==> flow/design.v <==
module fpmultiplier (output logic [31:0] product, output logic ready,
		input logic [31:0] a, input logic clock, nreset);
enum {activation, start, loada, loadb, check, special, regularcalculation,carries, final_output}state;
logic [31:0] multi_a, multi_b;
logic [47:0] manti_48bit;
logic [22:0] manti_23bit; 
logic [9:0] expon; 
logic sign;
logic infinite_a,NaN_a,zero_a,infinite_b,NaN_b,zero_b; 
assign  infinite_a = (multi_a[30:23]==8'b11111111)&&(multi_a[22:0]==0);
assign  NaN_a = (multi_a[30:23]==8'b11111111)&&(multi_a[22:0]!=0);
assign  zero_a = (multi_a[30:23]==0);
assign  infinite_b = (multi_b[30:23]==8'b11111111)&&(multi_b[22:0]==0);
assign  NaN_b = (multi_b[30:23]==8'b11111111)&&(multi_b[22:0]!=0);
assign  zero_b = (multi_b[30:23]==0); 
always_ff @(posedge clock, negedge nreset)
if (~nreset)
  begin 
  product <=0;
  multi_a <= 0;
  multi_b <= 0;
  state <= start;
  ready <= 0;
  end
else
begin 
  case (state)
    activation:
           begin
           ready <=1;
           end
    start: 
           begin
           ready <= 0;
           state <= loada;
           end
    loada: 
           begin 
           multi_a <= a;
           state <= loadb;
           end
    loadb: 
           begin
           multi_b <= a;
           state <= check;        
           end
    check:
           begin
           sign <= multi_a[31]^multi_b[31];
           if(NaN_a||infinite_a||zero_a||NaN_b||infinite_b||zero_b)
           state <= special;
           else
           state <= regularcalculation;
           end
    special:
           begin
            state <= final_output;
            if (NaN_a||NaN_b) 
              begin
              expon <= 10'b0011111111;
              manti_23bit <= 1;
              end
            else if (infinite_a||infinite_b) 
              begin
              if (zero_a|zero_b)  
                begin
                expon <= 10'b0011111111;
                manti_23bit <= 1;  
                end
              else 
                begin
                expon <= 10'b0011111111;
                manti_23bit <= 0;
                end
              end
            else 
              begin 
              expon <= 10'b0000000000;
              manti_23bit <= 0;
              end
           end
    regularcalculation:
           begin
           state <= carries;
           sign <= multi_a[31]^multi_b[31];
           manti_48bit <= {1'b1, {multi_a[22:0]}}*{1'b1, {multi_b[22:0]}};
           expon <= {2'b00,multi_a[30:23]}+{2'b00,multi_b[30:23]}-10'd127; 
           end 
    carries:
           begin 
           state <= final_output;
           if (manti_48bit[47]==1)  
             begin
             expon <= expon + 1'b1; 
             manti_48bit <= manti_48bit>>1|{{25{1'b0}},1'b1,{22{1'b0}}}; 
             end
           else
             begin  
             manti_48bit <= manti_48bit|{{25{1'b0}},1'b1,{22{1'b0}}}; 
             end
           end
    final_output:
           begin 
           ready <= 1;
           state <= start;        
           if (NaN_a||infinite_a||zero_a||NaN_b||infinite_b||zero_b)
             product <= {sign,expon[7:0],manti_23bit};
           else if ($signed(expon) >= 255)
             product <= {sign,8'b11111111,23'd0};
           else if ($signed(expon) <= 0)
             product <= {sign,31'd0};
           else 
             product <= {sign,expon[7:0],manti_48bit[45:23]};
           end 
  endcase
end
endmodule
======== Reports on fpmultiplier ========
Tool output for the design above, in the order of the flow.
Lines are those of the file above, counted from 1.
Cell names lack the library's common part.
Not given: n/a
inputs
  top module .............................. fpmultiplier
  clock input ............................. clock
  standard-cell library ................... sky130hd
  library corner .......................... tt_025C_1v80

======== Elaborated design ========
Counts by Yosys on the flattened word-level netlist (proc, flatten, opt, wreduce; memories kept). Register bits leave out memories and registers merged into their read ports (data or address). Print and check cells are left out. Cells with the same type and inputs are merged into one.
operators by class
  add/subtract/negate cells ............... 3
  multipliers ............................. 1
  magnitude comparators ................... 2
  equality and inequality tests ........... 11
  mux-type cells .......................... 14
  bitwise operators ....................... 3
  reduce/logical cells .................... 31
operator list
  operator                                       number
  multiplier 24 x 24 -> 48 bit                   1
  case mux 32 bit (select 7 bit)                 1
  == test 32 x 3 -> 1 bit with constant B        4
  case mux 48 bit (select 2 bit)                 1
  two-way mux 31 bit                             3
  == test 32 x 2 -> 1 bit with constant B        2
  two-way mux 47 bit                             1
  zero test 23 bit                               2
  nonzero test 23 bit                            2
  == test 32 x 1 -> 1 bit with constant B        1
  == test 32 x 4 -> 1 bit with constant B        1
  zero test 32 bit                               1
  case mux 10 bit (select 3 bit)                 1
  == test 8 bit with constant B                  2
  zero test 8 bit                                2
  two-way mux 8 bit                              2
  adder 10 x 1 -> 10 bit with constant B         1
  <= comparator 10 x 1 -> 1 bit with constant B  1
  >= comparator 10 x 9 -> 1 bit with constant B  1
  subtractor 9 x 7 -> 10 bit with constant B     1
  two-way mux 10 bit                             1
  adder 8 x 8 -> 9 bit                           1
  OR reduction 2 bit                             4
  logical OR 1 bit                               7
  nonzero test 7 bit                             1
  AND reduction 2 bit                            3
  AND reduction 3 bit                            2
  logical AND 1 bit                              4
Other operator kinds: 9; their cells: 11.
bit counts
  bits in registers ....................... 211
  input port bits ......................... 34
  output and inout bits ................... 33
  word-level cells ........................ 76

======== Longest topological paths ========
Longest topological path by Yosys (ltp), each cell counted once; first at word level (registers and memories cut), then after technology mapping (sequential cells cut; the memories' decode and read muxes count).
depth
  word-level depth ........................ 9
  ABC_AREA ................................ 0
  mapped depth ............................ 26
  mapped depth without buffers ............ 24

======== Synthesis result ========
The flow's flattened synthesis, as Yosys stat reports it; memories are mapped. The netlist is that of the ABC_AREA named above (0 if unset); the other value can give another one.
mapped netlist
  standard cells after synthesis .......... 2587
  cell area after synthesis ............... 24511.0 um^2
  sequential area ......................... 3739.8 um^2
  flip-flop cells ......................... 142
  buffer cells ............................ 122
cell types
  cell type  number  area in all (um^2)
  fa_1       482     9.65E+03
  dfrtp_1    104     2.6E+03
  ha_1       186     2.33E+03
  inv_1      610     2.29E+03
  and2_1     239     1.5E+03
  nand2_1    347     1.3E+03
  edfxtp_1   37      1.11E+03
  mux2_2     48      540.518
  clkbuf_1   117     439.171
  a21oi_1    55      275.264
  a22o_1     24      210.202
  nor2_1     56      210.202
  o21ai_0    42      210.202
  xnor2_1    18      157.651
  a21o_1     20      150.144
  xor2_1     11      96.342
  nor4_1     15      93.84
  nand4_1    13      81.328
Other cell types: 53; their cells: 163.

======== Timing after synthesis ========
Path of least setup slack by OpenSTA after synthesis, without wires, with an ideal clock, recovery checks aside; 20% of the period is set as input and as output delay. Where synthesis merged equal registers, the netlist keeps one of their names.
timing after synthesis
  path kind ............................... reg-to-reg
  start point ............................. register multi_a[7]
  end point ............................... register manti_48bit[45]
  clock period ............................ 9.0 ns
  setup time .............................. 0.265 ns
  time at the first pin ................... 0.000 ns
  arrival ................................. 6.445 ns
  required time ........................... 8.735 ns
  slack ................................... 2.290 ns
  delay of the path ....................... 6.710 ns
  stages on the path ...................... 24
  path buffers ............................ 2
  synthesis period reached ................ 6.71 ns
"delay of the path" = arrival - input delay + setup time.
"stages on the path" counts driving pins, that of a launching flip-flop among them; a cell with two outputs on the path counts twice.
"synthesis period reached" is the clock period less the worst setup slack; recovery checks do not enter. This is arithmetic on one report: input and output delays are still those of the set period (20% each).
Between the ends stands the longest chain of elaborated cells between them, by number of cells; it is not shown to be the way that was timed. Of several equally long chains one is given.
Each line given opens the expression or statement behind the cell; cells for indexed reads and writes are added by Yosys, which also makes memories of some case tables.
A register here has more assigning lines than the two given.
on the way, after synthesis
  cell sequence ........................... dfrtp_1 -> clkbuf_1 -> clkbuf_1 -> nand2_1 -> fa_1 -> inv_1 -> fa_1 -> inv_1 -> fa_1 -> inv_1 -> fa_1 -> fa_1 -> fa_1 -> inv_1 -> fa_1 -> inv_1 -> ha_1 -> nand4_1 -> nor4_4 -> o211ai_2 -> a21bo_4 -> a21o_1 -> a2111oi_4 -> nor3_1
  length of the longest elaborated chain .. 2
  elaborated cells between the ends (all ways) .. 2
  source lines of those cells ............. 2
  those cells by class .................... 1 x mul; 1 x mux
RTL lines, path after synthesis
  item                            RTL line  source
  start, declared                 4         logic [31:0] multi_a, multi_b;
  start, assigned                 20        multi_a <= 0;
  start, assigned                 39        multi_a <= a;
  multiplier 24 x 24 -> 48 bit    86        manti_48bit <= {1'b1, {multi_a[22:0]}}*{1'b1, {multi_b[22:0]}};
  case mux 48 bit (select 2 bit)  27        case (state)
  end, assigned                   86
  end, assigned                   95        manti_48bit <= manti_48bit>>1|{{25{1'b0}},1'b1,{22{1'b0}}};
  end, declared                   5         logic [47:0] manti_48bit;

======== Timing after layout ========
Path of least setup slack in the final report of run 1 (OpenROAD, finished layout, wires in). Where an end is a register, its clock arrival counts in the times.
timing post-layout
  path kind ............................... reg-to-reg
  start point ............................. register multi_b[13]
  end point ............................... register manti_48bit[47]
  clock period ............................ 6.3 ns
  setup time .............................. 0.24 ns
  time at the first pin ................... 0.45 ns
  arrival ................................. 7.32 ns
  required time ........................... 6.51 ns
  slack ................................... -0.80 ns
  stages on the path ...................... 23
  path buffers ............................ 3
Between the ends stands the longest chain of elaborated cells between them, by number of cells; it is not shown to be the way that was timed. Of several equally long chains one is given.
A register here has more assigning lines than the two given.
on the way, post-layout
  cell sequence ........................... dfrtp_4 -> clkbuf_8 -> nand2_1 -> fa_1 -> inv_1 -> fa_1 -> fa_1 -> fa_2 -> fa_1 -> fa_1 -> inv_1 -> fa_1 -> inv_2 -> ha_4 -> nand4_1 -> buf_6 -> nor4_4 -> buf_6 -> o211ai_4 -> a21bo_4 -> a21oi_4 -> o21ai_2 -> mux2_4
  length of the longest elaborated chain .. 2
  elaborated cells between the ends (all ways) .. 2
  source lines of those cells ............. 2
  those cells by class .................... 1 x mul; 1 x mux
RTL lines, path post-layout
  item                            RTL line  source
  start, declared                 4         logic [31:0] multi_a, multi_b;
  start, assigned                 21        multi_b <= 0;
  start, assigned                 44        multi_b <= a;
  multiplier 24 x 24 -> 48 bit    86        manti_48bit <= {1'b1, {multi_a[22:0]}}*{1'b1, {multi_b[22:0]}};
  case mux 48 bit (select 2 bit)  27        case (state)
  end, assigned                   86
  end, assigned                   95        manti_48bit <= manti_48bit>>1|{{25{1'b0}},1'b1,{22{1'b0}}};
  end, declared                   5         logic [47:0] manti_48bit;

Design fpmultiplier on sky130hd. What follows are 4 stored runs of the flow, each under its own settings; their order means nothing. The constraints put input and output delay at 20% of the set period each and load the outputs with 0.01 pF.
"total power of the final layout" is the tool's figure for a default switching activity; nothing was simulated.

---- run 1 ----
settings
  CORE_ASPECT_RATIO = 1.82
  CORE_UTILIZATION = 27
  CTS_CLUSTER_DIAMETER = 187
  CTS_CLUSTER_SIZE = 37
  GPL_TIMING_DRIVEN = 0
  MIN_ROUTING_LAYER = met1
  SETUP_SLACK_MARGIN = 1.7
  TNS_END_PERCENT = 80
  period_ns = 6.3
  CAP_MARGIN = 20
  CORE_MARGIN = 2
  SLEW_MARGIN = 20
results
  full die area ........................... 93317.4 um^2
  utilization of the finished layout ...... 34.0 %
  cell area after synthesis ............... 24511.0 um^2
  smallest setup slack .................... -0.803 ns
  total power of the final layout ......... 0.001978 W
  setup total negative slack .............. -15.485 ns

---- run 2 ----
settings
  CORE_UTILIZATION = 29
  PLACE_DENSITY = 0.6
  period_ns = 8.27
  CAP_MARGIN = 20
  CORE_MARGIN = 2
  SLEW_MARGIN = 20
results
  full die area ........................... 86862.8 um^2
  utilization of the finished layout ...... 32.5 %
  cell area after synthesis ............... 24511.0 um^2
  smallest setup slack .................... 0.603 ns
  total power of the final layout ......... 0.001563 W
  setup total negative slack .............. 0.000 ns

---- run 3 ----
settings
  ABC_AREA = 1
  CORE_ASPECT_RATIO = 1.94
  CORE_UTILIZATION = 25
  CTS_CLUSTER_DIAMETER = 88
  GPL_ROUTABILITY_DRIVEN = 0
  GPL_TIMING_DRIVEN = 1
  TNS_END_PERCENT = 70
  period_ns = 14.6
  CAP_MARGIN = 20
  CORE_MARGIN = 2
  SLEW_MARGIN = 20
results
  full die area ........................... 105750.0 um^2
  utilization of the finished layout ...... 27.8 %
  cell area after synthesis ............... 25756.0 um^2
  smallest setup slack .................... 7.451 ns
  total power of the final layout ......... 0.0008839 W
  setup total negative slack .............. 0.000 ns

---- run 4 ----
settings
  ABC_AREA = 0
  CELL_PAD_IN_SITES_DETAIL_PLACEMENT = 0
  CELL_PAD_IN_SITES_GLOBAL_PLACEMENT = 1
  CORE_UTILIZATION = 15
  GPL_ROUTABILITY_DRIVEN = 1
  GPL_TIMING_DRIVEN = 0
  PLACE_DENSITY_LB_ADDON = 0.15
  period_ns = 9.96
  CAP_MARGIN = 20
  CORE_MARGIN = 2
  SLEW_MARGIN = 20
results
  full die area ........................... 166656.0 um^2
  utilization of the finished layout ...... 17.6 %
  cell area after synthesis ............... 24511.0 um^2
  smallest setup slack .................... 0.337 ns
  total power of the final layout ......... 0.001275 W
  setup total negative slack .............. 0.000 ns
